==> flow/design.v <==
`timescale 1ns/1ps
module adder_32bit (
    input wire [31:0] a,
    input wire [31:0] b,
    output wire [31:0] sum
);
    wire [31:0] p, g;
    wire [32:0] c;
    assign c[0] = 1'b0;
    wire [7:0] block_p, block_g;
    wire [8:0] block_c;
    assign block_c[0] = 1'b0;
    assign p = a ^ b;   
    assign g = a & b;   
    assign c[1] = g[0] | (p[0] & c[0]);
    assign c[2] = g[1] | (p[1] & c[1]);
    assign c[3] = g[2] | (p[2] & c[2]);
    assign c[4] = g[3] | (p[3] & c[3]);
    assign block_p[0] = p[0] & p[1] & p[2] & p[3];
    assign block_g[0] = g[3] | (p[3] & g[2]) | (p[3] & p[2] & g[1]) | (p[3] & p[2] & p[1] & g[0]);
    assign c[5] = g[4] | (p[4] & c[4]);
    assign c[6] = g[5] | (p[5] & c[5]);
    assign c[7] = g[6] | (p[6] & c[6]);
    assign c[8] = g[7] | (p[7] & c[7]);
    assign block_p[1] = p[4] & p[5] & p[6] & p[7];
    assign block_g[1] = g[7] | (p[7] & g[6]) | (p[7] & p[6] & g[5]) | (p[7] & p[6] & p[5] & g[4]);
    assign c[9]  = g[8]  | (p[8]  & c[8]);
    assign c[10] = g[9]  | (p[9]  & c[9]);
    assign c[11] = g[10] | (p[10] & c[10]);
    assign c[12] = g[11] | (p[11] & c[11]);
    assign block_p[2] = p[8] & p[9] & p[10] & p[11];
    assign block_g[2] = g[11] | (p[11] & g[10]) | (p[11] & p[10] & g[9]) | (p[11] & p[10] & p[9] & g[8]);
    assign c[13] = g[12] | (p[12] & c[12]);
    assign c[14] = g[13] | (p[13] & c[13]);
    assign c[15] = g[14] | (p[14] & c[14]);
    assign c[16] = g[15] | (p[15] & c[15]);
    assign block_p[3] = p[12] & p[13] & p[14] & p[15];
    assign block_g[3] = g[15] | (p[15] & g[14]) | (p[15] & p[14] & g[13]) | (p[15] & p[14] & p[13] & g[12]);
    assign c[17] = g[16] | (p[16] & c[16]);
    assign c[18] = g[17] | (p[17] & c[17]);
    assign c[19] = g[18] | (p[18] & c[18]);
    assign c[20] = g[19] | (p[19] & c[19]);
    assign block_p[4] = p[16] & p[17] & p[18] & p[19];
    assign block_g[4] = g[19] | (p[19] & g[18]) | (p[19] & p[18] & g[17]) | (p[19] & p[18] & p[17] & g[16]);
    assign c[21] = g[20] | (p[20] & c[20]);
    assign c[22] = g[21] | (p[21] & c[21]);
    assign c[23] = g[22] | (p[22] & c[22]);
    assign c[24] = g[23] | (p[23] & c[23]);
    assign block_p[5] = p[20] & p[21] & p[22] & p[23];
    assign block_g[5] = g[23] | (p[23] & g[22]) | (p[23] & p[22] & g[21]) | (p[23] & p[22] & p[21] & g[20]);
    assign c[25] = g[24] | (p[24] & c[24]);
    assign c[26] = g[25] | (p[25] & c[25]);
    assign c[27] = g[26] | (p[26] & c[26]);
    assign c[28] = g[27] | (p[27] & c[27]);
    assign block_p[6] = p[24] & p[25] & p[26] & p[27];
    assign block_g[6] = g[27] | (p[27] & g[26]) | (p[27] & p[26] & g[25]) | (p[27] & p[26] & p[25] & g[24]);
    assign c[29] = g[28] | (p[28] & c[28]);
    assign c[30] = g[29] | (p[29] & c[29]);
    assign c[31] = g[30] | (p[30] & c[30]);
    assign c[32] = g[31] | (p[31] & c[31]);
    assign block_p[7] = p[28] & p[29] & p[30] & p[31];
    assign block_g[7] = g[31] | (p[31] & g[30]) | (p[31] & p[30] & g[29]) | (p[31] & p[30] & p[29] & g[28]);
    assign block_c[1] = block_g[0] | (block_p[0] & block_c[0]);
    assign block_c[2] = block_g[1] | (block_p[1] & block_c[1]);
    assign block_c[3] = block_g[2] | (block_p[2] & block_c[2]);
    assign block_c[4] = block_g[3] | (block_p[3] & block_c[3]);
    assign block_c[5] = block_g[4] | (block_p[4] & block_c[4]);
    assign block_c[6] = block_g[5] | (block_p[5] & block_c[5]);
    assign block_c[7] = block_g[6] | (block_p[6] & block_c[6]);
    assign block_c[8] = block_g[7] | (block_p[7] & block_c[7]);
    assign sum = p ^ c[31:0];
endmodule
`timescale 1ns/1ps
module csa_32bit (
    input wire [31:0] a,
    input wire [31:0] b,
    input wire [31:0] c,
    output wire [31:0] sum,
    output wire [31:0] carry
);
    genvar i;
    generate
        for (i = 0; i < 32; i = i + 1) begin : csa_bit
            full_adder fa (
                .a(a[i]),
                .b(b[i]),
                .c_in(c[i]),
                .sum(sum[i]),
                .c_out(carry[i])
            );
        end
    endgenerate
endmodule
module full_adder (
    input wire a,
    input wire b,
    input wire c_in,
    output wire sum,
    output wire c_out
);
    wire xor_ab, and_ab, and_xor_cin;
    xor_gate xor1 (.a(a), .b(b), .out(xor_ab));
    xor_gate xor2 (.a(xor_ab), .b(c_in), .out(sum));
    and_gate and1 (.a(a), .b(b), .out(and_ab));
    and_gate and2 (.a(xor_ab), .b(c_in), .out(and_xor_cin));
    or_gate or1 (.a(and_ab), .b(and_xor_cin), .out(c_out));
endmodule
`timescale 1ns/1ps
module and_gate (
    input wire a,
    input wire b,
    output wire out
);
    and(out,a,b);
endmodule
module xor_gate (
    input wire a,
    input wire b,
    output wire out
);
    xor(out,a,b);
endmodule
module or_gate (
    input wire a,
    input wire b,
    output wire out
);
    or(out,a,b);
endmodule
module multiplier_16bit (
    input wire [15:0] a,
    input wire [15:0] b,
    output wire [31:0] product
);
    wire [31:0] pp [15:0];
    genvar i, j;
    generate
        for (i = 0; i < 16; i = i + 1) begin : pp_row
            for (j = 0; j < 16; j = j + 1) begin : pp_col
                wire pp_bit;
                and pp_and (pp_bit, a[j], b[i]);
                assign pp[i][j+i] = pp_bit;
            end
            if (i > 0) begin : lower_zeros
                for (j = 0; j < i; j = j + 1) begin : lz
                    assign pp[i][j] = 1'b0;
                end
            end
            if (i + 16 < 32) begin : upper_zeros
                for (j = i + 16; j < 32; j = j + 1) begin : uz
                    assign pp[i][j] = 1'b0;
                end
            end
        end
    endgenerate
    wire [31:0] s1_sum[5:0], s1_carry[5:0];
    csa_32bit csa1_0 (.a(pp[0]), .b(pp[1]), .c(pp[2]), .sum(s1_sum[0]), .carry(s1_carry[0]));
    csa_32bit csa1_1 (.a(pp[3]), .b(pp[4]), .c(pp[5]), .sum(s1_sum[1]), .carry(s1_carry[1]));
    csa_32bit csa1_2 (.a(pp[6]), .b(pp[7]), .c(pp[8]), .sum(s1_sum[2]), .carry(s1_carry[2]));
    csa_32bit csa1_3 (.a(pp[9]), .b(pp[10]), .c(pp[11]), .sum(s1_sum[3]), .carry(s1_carry[3]));
    csa_32bit csa1_4 (.a(pp[12]), .b(pp[13]), .c(pp[14]), .sum(s1_sum[4]), .carry(s1_carry[4]));
    assign s1_sum[5] = pp[15];
    assign s1_carry[5] = 32'd0;
    wire [31:0] s2_sum[3:0], s2_carry[3:0];
    csa_32bit csa2_0 (.a(s1_sum[0]), .b({s1_carry[0][30:0], 1'b0}), .c(s1_sum[1]),
                      .sum(s2_sum[0]), .carry(s2_carry[0]));
    csa_32bit csa2_1 (.a({s1_carry[1][30:0], 1'b0}), .b(s1_sum[2]), .c({s1_carry[2][30:0], 1'b0}),
                      .sum(s2_sum[1]), .carry(s2_carry[1]));
    csa_32bit csa2_2 (.a(s1_sum[3]), .b({s1_carry[3][30:0], 1'b0}), .c(s1_sum[4]),
                      .sum(s2_sum[2]), .carry(s2_carry[2]));
    csa_32bit csa2_3 (.a({s1_carry[4][30:0], 1'b0}), .b(s1_sum[5]), .c({s1_carry[5][30:0], 1'b0}),
                      .sum(s2_sum[3]), .carry(s2_carry[3]));
    wire [31:0] s3_sum[2:0], s3_carry[2:0];
    csa_32bit csa3_0 (.a(s2_sum[0]), .b({s2_carry[0][30:0], 1'b0}), .c(s2_sum[1]),
                      .sum(s3_sum[0]), .carry(s3_carry[0]));
    csa_32bit csa3_1 (.a({s2_carry[1][30:0], 1'b0}), .b(s2_sum[2]), .c({s2_carry[2][30:0], 1'b0}),
                      .sum(s3_sum[1]), .carry(s3_carry[1]));
    assign s3_sum[2] = s2_sum[3];
    assign s3_carry[2] = {s2_carry[3][30:0], 1'b0};
    wire [31:0] s4_sum[1:0], s4_carry[1:0];
    csa_32bit csa4_0 (.a(s3_sum[0]), .b({s3_carry[0][30:0], 1'b0}), .c(s3_sum[1]),
                      .sum(s4_sum[0]), .carry(s4_carry[0]));
    csa_32bit csa4_1 (.a({s3_carry[1][30:0], 1'b0}), .b(s3_sum[2]), .c(s3_carry[2]),
                      .sum(s4_sum[1]), .carry(s4_carry[1]));
    wire [31:0] final_sum, final_carry;
    csa_32bit csa_final (.a(s4_sum[0]), .b({s4_carry[0][30:0], 1'b0}), .c(s4_sum[1]),
                         .sum(final_sum), .carry(final_carry));
    wire [31:0] shifted_carry;
    assign shifted_carry = {final_carry[30:0], 1'b0};
    wire [31:0] temp_sum;
    adder_32bit final_adder1 (.a(final_sum), .b(shifted_carry), .sum(temp_sum));
    wire [31:0] shifted_carry2;
    assign shifted_carry2 = {s4_carry[1][30:0], 1'b0};
    adder_32bit final_adder2 (.a(temp_sum), .b(shifted_carry2), .sum(product));
endmodule
`timescale 1ns/1ps
module pe (
    input wire clk,
    input wire rst_n,
    input wire en,
    input wire [15:0] a_in,       
    input wire [15:0] b_in,       
    input wire [31:0] partial_sum_in,   
    input wire load_acc,          
    output reg [15:0] a_out,      
    output reg [15:0] b_out,      
    output wire [31:0] acc_out    
);
    wire [31:0] mult_result;
    wire [31:0] add_result;
    reg [31:0] accumulator;
    multiplier_16bit mult_inst (
        .a(a_in),
        .b(b_in),
        .product(mult_result)
    );
    adder_32bit add_inst (
        .a(accumulator),
        .b(mult_result),
        .sum(add_result)
    );
    always @(posedge clk or negedge rst_n) begin
        if (!rst_n) begin
            accumulator <= 32'd0;
        end else if (load_acc) begin
            accumulator <= partial_sum_in;
        end else if (en) begin
            accumulator <= add_result;
        end
    end
    always @(posedge clk or negedge rst_n) begin
        if (!rst_n) begin
            a_out <= 16'd0;
            b_out <= 16'd0;
        end else if (en) begin
            a_out <= a_in;
            b_out <= b_in;
        end
    end
    assign acc_out = accumulator;
endmodule
`timescale 1ns/1ps
module mac_array_4x4 (
    input wire clk,
    input wire rst_n,
    input wire en,
    input wire load_acc,
    input wire [15:0] a_in_0,
    input wire [15:0] a_in_1,
    input wire [15:0] a_in_2,
    input wire [15:0] a_in_3,
    input wire [15:0] b_in_0,
    input wire [15:0] b_in_1,
    input wire [15:0] b_in_2,
    input wire [15:0] b_in_3,
    input wire [511:0] partial_sum_init,
    output wire [31:0] result_0_0, result_0_1, result_0_2, result_0_3,
    output wire [31:0] result_1_0, result_1_1, result_1_2, result_1_3,
    output wire [31:0] result_2_0, result_2_1, result_2_2, result_2_3,
    output wire [31:0] result_3_0, result_3_1, result_3_2, result_3_3
);
    wire [15:0] a_wire [0:3][0:4];   
    wire [15:0] b_wire [0:4][0:3];   
    assign a_wire[0][0] = a_in_0;
    assign a_wire[1][0] = a_in_1;
    assign a_wire[2][0] = a_in_2;
    assign a_wire[3][0] = a_in_3;
    assign b_wire[0][0] = b_in_0;
    assign b_wire[0][1] = b_in_1;
    assign b_wire[0][2] = b_in_2;
    assign b_wire[0][3] = b_in_3;
    wire [31:0] acc_out [0:3][0:3];
    genvar row, col;
    generate
        for (row = 0; row < 4; row = row + 1) begin : pe_row
            for (col = 0; col < 4; col = col + 1) begin : pe_col
                pe pe_inst (
                    .clk(clk),
                    .rst_n(rst_n),
                    .en(en),
                    .a_in(a_wire[row][col]),
                    .b_in(b_wire[row][col]),
                    .partial_sum_in(partial_sum_init[(row*4+col)*32 +: 32]),
                    .load_acc(load_acc),
                    .a_out(a_wire[row][col+1]),
                    .b_out(b_wire[row+1][col]),
                    .acc_out(acc_out[row][col])
                );
            end
        end
    endgenerate
    assign result_0_0 = acc_out[0][0];
    assign result_0_1 = acc_out[0][1];
    assign result_0_2 = acc_out[0][2];
    assign result_0_3 = acc_out[0][3];
    assign result_1_0 = acc_out[1][0];
    assign result_1_1 = acc_out[1][1];
    assign result_1_2 = acc_out[1][2];
    assign result_1_3 = acc_out[1][3];
    assign result_2_0 = acc_out[2][0];
    assign result_2_1 = acc_out[2][1];
    assign result_2_2 = acc_out[2][2];
    assign result_2_3 = acc_out[2][3];
    assign result_3_0 = acc_out[3][0];
    assign result_3_1 = acc_out[3][1];
    assign result_3_2 = acc_out[3][2];
    assign result_3_3 = acc_out[3][3];
endmodule
# [From RTL to reports: mac_array_4x4]
# Tool output for the design above, in the order of the flow.
# Line numbers count from 1 in the design file above.
# Operators carry their Yosys type and port widths (W data, S select, Z words).
# The mark n/a stands for no value.
[inputs] top_module="mac_array_4x4" clock_port="clk" lib="sky130hd" pvt_corner="tt_025C_1v80"

# [Word level]
# Source: Yosys, flattened and elaborated. Widths are those after wreduce. Registers that Yosys merges into a memory's read port (data or address) are not register bits. Print and check cells do not count. Equal cells are merged and count once.
[word_totals] reg_bits=896 in_bits=644
[classes] mux=32 bitwise=23712 n_reduce_logical=1
[op_table] operator="$and A1 B1 Y1" count=12368
[op_table] operator="$xor A1 B1 Y1" count=6832
[op_table] operator="$or A1 B1 Y1" count=4368
[op_table] operator="$xor A32 B32 Y32" count=64
[op_table] operator="$and A31 B31 Y31" count=48
[op_table] operator="$mux W32" count=32
[op_table] operator="$xor A31 B32 Y32" count=16
[op_table] operator="$xor A31 B31 Y31" count=16
[op_table] operator="$reduce_bool A2 Y1" count=1

# [Logic depth]
# Yosys ltp: most cells in a row. Word level: on the elaborated netlist, between registers, memories and ports. Mapped: between sequential cells and ports; inverters and the memories' decode and read muxes count.
[logic_depth] ltp_word=204 ABC_AREA=0 mapped_depth=48

# [Mapped cells and area]
# The flow's flattened synthesis, as Yosys stat reports it; memories are mapped. The netlist is that of the ABC_AREA named above (0 if unset); the other value can give another one.
# Totals and module areas in this step are rounded.
[mapped] seqArea_um2=22400 area_um2=175000 stdcells=17773 ff_cells=896
[by_type] type="sky130_fd_sc_hd__fa_1" count=4032
[by_type] type="sky130_fd_sc_hd__and2_1" count=3920
[by_type] type="sky130_fd_sc_hd__dfrtp_1" count=896
[by_type] type="sky130_fd_sc_hd__inv_1" count=4471
[by_type] type="sky130_fd_sc_hd__ha_1" count=1024
[by_type] type="sky130_fd_sc_hd__o21ai_0" count=912
[by_type] type="sky130_fd_sc_hd__nand2_1" count=1158
[by_type] type="sky130_fd_sc_hd__mux2_2" count=385
[by_type] type="sky130_fd_sc_hd__clkbuf_1" count=570
[by_type] type="sky130_fd_sc_hd__buf_2" count=142
[by_type] type="sky130_fd_sc_hd__buf_4" count=53
[by_type] type="sky130_fd_sc_hd__o21ai_1" count=63
[by_type] type="sky130_fd_sc_hd__xnor2_1" count=32
[by_type] type="sky130_fd_sc_hd__mux2i_1" count=16
[by_type] type="sky130_fd_sc_hd__buf_6" count=14
[by_type] type="sky130_fd_sc_hd__xor2_1" count=16
[by_type] type="sky130_fd_sc_hd__a2bb2oi_1" count=9
[by_type] type="sky130_fd_sc_hd__o211ai_1" count=9
# Not listed: further types 6, cells in them 51.
# The figures by module come from a second, unflattened synthesis with its own total; it is not the netlist above.
[unflattened] hier_cells=45296 hier_area_um2=366000
# Each row is one instance without its submodules.
[modules] mod="xor_gate" n_inst=14336 mod_seq_area_um2=0.0 cells=1 area_um2=8.8
[modules] mod="and_gate" n_inst=14336 mod_seq_area_um2=0.0 cells=1 area_um2=6.3
[modules] mod="pe" n_inst=16 mod_seq_area_um2=1600 cells=206 area_um2=2810
[modules] mod="or_gate" n_inst=7168 mod_seq_area_um2=0.0 cells=1 area_um2=6.3
[modules] mod="adder_32bit" n_inst=48 mod_seq_area_um2=0.0 cells=32 area_um2=637
[modules] mod="multiplier_16bit" n_inst=16 mod_seq_area_um2=0.0 cells=289 area_um2=1900
[modules] mod="csa_32bit" n_inst=224 mod_seq_area_um2=0.0 cells=0 area_um2=0.0
[modules] mod="full_adder" n_inst=7168 mod_seq_area_um2=0.0 cells=0 area_um2=0.0
[modules] mod="mac_array_4x4" n_inst=1 mod_seq_area_um2=0.0 cells=0 area_um2=0.0

# [Worst setup path after synthesis]
# Source: OpenSTA report_checks on the synthesized netlist (no wires, ideal clock, input and output delay 20% of the period each), path of least setup slack; recovery checks are left aside. Register names are those of the netlist, which keeps one name where synthesis merged equal registers.
[synth_timing] path_kind="input to register" startpoint="input port b_in_0[0]" endpoint="register pe_row[0].pe_col[0].pe_inst.accumulator[31]" arrival_ps=16868 setup_ps=116 required_ps=17884 tclk_ps=18000 path_delay_ps=13384 input_delay_ps=3600 driving_pins=41 setup_slack_ps=1016 launch_ps=3600 period_less_setup_slack_ps=16984
# "path_delay_ps" = arrival - input delay + setup time.
# "driving_pins": output pins that drive a net of the path, with the launching flip-flop's if there is one; two outputs of one cell count as two.
# "period_less_setup_slack_ps" = period - worst setup slack (recovery checks aside). The figure is calculated, with input and output delays left at 20% of the set period.
# Between the ends stands the longest chain of elaborated cells between them, by number of cells; it is not shown to be the way that was timed. Of several equally long chains one is given.
# Each line given opens the expression or statement behind the cell; cells for indexed reads and writes are added by Yosys, which also makes memories of some case tables.
# A register here has more assigning lines than the two given.
[synth_between] path_cell_list="sky130_fd_sc_hd__clkbuf_1 -> sky130_fd_sc_hd__and2_1 -> sky130_fd_sc_hd__fa_1 -> sky130_fd_sc_hd__inv_1 -> sky130_fd_sc_hd__fa_1 -> sky130_fd_sc_hd__fa_1 -> sky130_fd_sc_hd__fa_1 -> sky130_fd_sc_hd__inv_1 -> sky130_fd_sc_hd__ha_1 -> sky130_fd_sc_hd__fa_1 -> sky130_fd_sc_hd__inv_1 -> sky130_fd_sc_hd__fa_1 -> sky130_fd_sc_hd__fa_1 -> sky130_fd_sc_hd__fa_1 -> sky130_fd_sc_hd__fa_1 -> sky130_fd_sc_hd__fa_1 -> sky130_fd_sc_hd__fa_1 -> sky130_fd_sc_hd__fa_1 -> [5 not listed] -> sky130_fd_sc_hd__fa_1 -> sky130_fd_sc_hd__fa_1 -> sky130_fd_sc_hd__fa_1 -> sky130_fd_sc_hd__fa_1 -> sky130_fd_sc_hd__fa_1 -> sky130_fd_sc_hd__fa_1 -> sky130_fd_sc_hd__fa_1 -> sky130_fd_sc_hd__fa_1 -> sky130_fd_sc_hd__fa_1 -> sky130_fd_sc_hd__fa_1 -> sky130_fd_sc_hd__fa_1 -> sky130_fd_sc_hd__fa_1 -> sky130_fd_sc_hd__fa_1 -> sky130_fd_sc_hd__fa_1 -> sky130_fd_sc_hd__fa_1 -> sky130_fd_sc_hd__xnor2_1 -> sky130_fd_sc_hd__xnor2_1 -> sky130_fd_sc_hd__o311ai_0" elab_chain_cells=71
[synth_lines] element="start: declaration" line_no=252 rtl="input wire [15:0] b_in_0,"
[synth_lines] element="$and A1 B1 Y1" line_no=141 rtl="and pp_and (pp_bit, a[j], b[i]);"
[synth_lines] element="$xor A1 B1 Y1" line_no=121 rtl="xor(out,a,b);"
[synth_lines] element="$and A1 B1 Y1" line_no=114 rtl="and(out,a,b);"
[synth_lines] element="$or A1 B1 Y1" line_no=128 rtl="or(out,a,b);"
[synth_lines] element="$xor A1 B1 Y1" line_no=121
[synth_lines] element="$and A1 B1 Y1" line_no=114
[synth_lines] element="$or A1 B1 Y1" line_no=128
[synth_lines] element="[57 not listed]"
[synth_lines] element="$xor A31 B32 Y32" line_no=71 rtl="assign sum = p ^ c[31:0];"
[synth_lines] element="$xor A32 B32 Y32" line_no=13 rtl="assign p = a ^ b;"
[synth_lines] element="$xor A32 B32 Y32" line_no=71
[synth_lines] element="$xor A32 B32 Y32" line_no=13
[synth_lines] element="$xor A32 B32 Y32" line_no=71
[synth_lines] element="$mux W32" line_no=227 rtl="end else if (en) begin"
[synth_lines] element="$mux W32" line_no=225 rtl="end else if (load_acc) begin"
[synth_lines] element="end: assignment" line_no=226 rtl="accumulator <= partial_sum_in;"
[synth_lines] element="end: assignment" line_no=228 rtl="accumulator <= add_result;"
[synth_lines] element="end: declaration" line_no=211 rtl="reg [31:0] accumulator;"

# [Worst path after layout]
# From the final timing report of flow run 1: the path of least setup slack in the routed layout; clock arrival at registers is part of the times.
# The path's times are printed in steps of 10 ps; the period is the one set.
[layout_timing] path_kind="input to register" startpoint="input port b_in_1[0]" endpoint="register pe_row[0].pe_col[1].pe_inst.accumulator[31]" required_ps=28320 tclk_ps=27500 launch_ps=5500 setup_ps=80 arrival_ps=20380 setup_slack_ps=7940 input_delay_ps=5500 driving_pins=42
# Between the ends stands the longest chain of elaborated cells between them, by number of cells; it is not shown to be the way that was timed. Of several equally long chains one is given.
# A register here has more assigning lines than the two given.
[layout_between] path_cell_list="sky130_fd_sc_hd__clkdlybuf4s50_1 -> sky130_fd_sc_hd__and2_1 -> sky130_fd_sc_hd__fa_1 -> sky130_fd_sc_hd__inv_1 -> sky130_fd_sc_hd__fa_1 -> sky130_fd_sc_hd__fa_1 -> sky130_fd_sc_hd__fa_1 -> sky130_fd_sc_hd__inv_1 -> sky130_fd_sc_hd__ha_1 -> sky130_fd_sc_hd__fa_1 -> sky130_fd_sc_hd__inv_1 -> sky130_fd_sc_hd__fa_1 -> sky130_fd_sc_hd__fa_1 -> sky130_fd_sc_hd__fa_1 -> sky130_fd_sc_hd__fa_1 -> sky130_fd_sc_hd__fa_1 -> sky130_fd_sc_hd__fa_1 -> sky130_fd_sc_hd__fa_1 -> [6 not listed] -> sky130_fd_sc_hd__fa_1 -> sky130_fd_sc_hd__fa_1 -> sky130_fd_sc_hd__fa_1 -> sky130_fd_sc_hd__fa_1 -> sky130_fd_sc_hd__fa_1 -> sky130_fd_sc_hd__fa_1 -> sky130_fd_sc_hd__fa_1 -> sky130_fd_sc_hd__fa_1 -> sky130_fd_sc_hd__fa_1 -> sky130_fd_sc_hd__fa_1 -> sky130_fd_sc_hd__fa_1 -> sky130_fd_sc_hd__fa_1 -> sky130_fd_sc_hd__fa_1 -> sky130_fd_sc_hd__fa_1 -> sky130_fd_sc_hd__xnor2_1 -> sky130_fd_sc_hd__xnor2_1 -> sky130_fd_sc_hd__nand3_1 -> sky130_fd_sc_hd__o211ai_1" elab_chain_cells=71
[layout_lines] element="start: declaration" line_no=253 rtl="input wire [15:0] b_in_1,"
[layout_lines] element="$and A1 B1 Y1" line_no=141 rtl="and pp_and (pp_bit, a[j], b[i]);"
[layout_lines] element="$xor A1 B1 Y1" line_no=121 rtl="xor(out,a,b);"
[layout_lines] element="$and A1 B1 Y1" line_no=114 rtl="and(out,a,b);"
[layout_lines] element="$or A1 B1 Y1" line_no=128 rtl="or(out,a,b);"
[layout_lines] element="$xor A1 B1 Y1" line_no=121
[layout_lines] element="$and A1 B1 Y1" line_no=114
[layout_lines] element="$or A1 B1 Y1" line_no=128
[layout_lines] element="[57 not listed]"
[layout_lines] element="$xor A31 B32 Y32" line_no=71 rtl="assign sum = p ^ c[31:0];"
[layout_lines] element="$xor A32 B32 Y32" line_no=13 rtl="assign p = a ^ b;"
[layout_lines] element="$xor A32 B32 Y32" line_no=71
[layout_lines] element="$xor A32 B32 Y32" line_no=13
[layout_lines] element="$xor A32 B32 Y32" line_no=71
[layout_lines] element="$mux W32" line_no=227 rtl="end else if (en) begin"
[layout_lines] element="$mux W32" line_no=225 rtl="end else if (load_acc) begin"
[layout_lines] element="end: assignment" line_no=226 rtl="accumulator <= partial_sum_in;"
[layout_lines] element="end: assignment" line_no=228 rtl="accumulator <= add_result;"
[layout_lines] element="end: declaration" line_no=211 rtl="reg [31:0] accumulator;"

Memo
Re: implementation data of mac_array_4x4

Top module mac_array_4x4; platform sky130hd; tools Yosys and OpenROAD; 2 stored runs in no particular order. Input and output delays are each 20% of the period that was set; the output load is 0.01 pF.
"achievedPeriod_ps" means the clock period less the worst setup slack. The figure is calculated, with input and output delays left at 20% of the set period.
By "worst_path_time_ps" is meant the share of the clock period that the worst setup path is allowed (20% is reserved at inputs, 20% at outputs), minus its slack. Clock arrival times at its registers enter into it.
"worst_path_time_ps" is given in steps of 10 ps.
Results are given in rounded form.

[flow] flow run 1: files
==> flow/run.sh <==
#!/bin/bash
# the make line also repeats the synthesis and layout settings of config.mk as NAME=value (left out here)
make -C /OpenROAD-flow-scripts/flow DESIGN_CONFIG=/design/flow/config.mk WORK_HOME=/design/flow/orfs CLKGATE_MAP_FILE= finish
==> flow/config.mk <==
export PLATFORM = sky130hd
export DESIGN_NAME = mac_array_4x4
export DESIGN_NICKNAME = mac_array_4x4
export VERILOG_FILES = /design/flow/design.v
export SDC_FILE = /design/flow/constraint.sdc
export NUM_CORES = 4
export LEC_CHECK = 0
export CAP_MARGIN = 20
export CORE_MARGIN = 2
export CORE_UTILIZATION = 40
export SLEW_MARGIN = 20
==> flow/constraint.sdc <==
create_clock -name core_clock -period 27.5 [get_ports {clk}]
set_input_delay 5.5000 -clock core_clock [delete_from_list [all_inputs] [get_ports {clk}]]
set_output_delay 5.5000 -clock core_clock [all_outputs]
set_load 0.01 [all_outputs]

[flow] flow run 1: metrics
[metrics] worst_path_time_ps = 14060
[metrics] critical_path_type = input to register
[metrics] tns_setup_ps = 0
[metrics] setup_ws_ps = 7940
[metrics] utilization_frac = 0.452
[metrics] post_synth_area_um2 = 175000
[metrics] achievedPeriod_ps = 19559
[metrics] layout_stdcell_area_um2 = 198000
[metrics] total_die_area_um2 = 443000

[flow] flow run 2: files
==> flow/run.sh <==
#!/bin/bash
# the make line also repeats the synthesis and layout settings of config.mk as NAME=value (left out here)
make -C /OpenROAD-flow-scripts/flow DESIGN_CONFIG=/design/flow/config.mk WORK_HOME=/design/flow/orfs CLKGATE_MAP_FILE= finish
==> flow/config.mk <==
export PLATFORM = sky130hd
export DESIGN_NAME = mac_array_4x4
export DESIGN_NICKNAME = mac_array_4x4
export VERILOG_FILES = /design/flow/design.v
export SDC_FILE = /design/flow/constraint.sdc
export NUM_CORES = 4
export LEC_CHECK = 0
export CAP_MARGIN = 25
export CELL_PAD_IN_SITES_DETAIL_PLACEMENT = 1
export CELL_PAD_IN_SITES_GLOBAL_PLACEMENT = 2
export CORE_MARGIN = 2
export CORE_UTILIZATION = 28
export MAX_ROUTING_LAYER = met4
export MIN_ROUTING_LAYER = met1
export PLACE_DENSITY = 0.7
export SETUP_SLACK_MARGIN = 3.84
export SLEW_MARGIN = 20
export TNS_END_PERCENT = 55
==> flow/constraint.sdc <==
create_clock -name core_clock -period 17.4 [get_ports {clk}]
set_input_delay 3.4800 -clock core_clock [delete_from_list [all_inputs] [get_ports {clk}]]
set_output_delay 3.4800 -clock core_clock [all_outputs]
set_load 0.01 [all_outputs]

[flow] flow run 2: metrics
[metrics] worst_path_time_ps = 11990
[metrics] critical_path_type = input to register
[metrics] tns_setup_ps = 0
[metrics] setup_ws_ps = 1930
[metrics] utilization_frac = 0.332
[metrics] post_synth_area_um2 = 175000
[metrics] achievedPeriod_ps = 15469
[metrics] layout_stdcell_area_um2 = 207000
[metrics] total_die_area_um2 = 632000
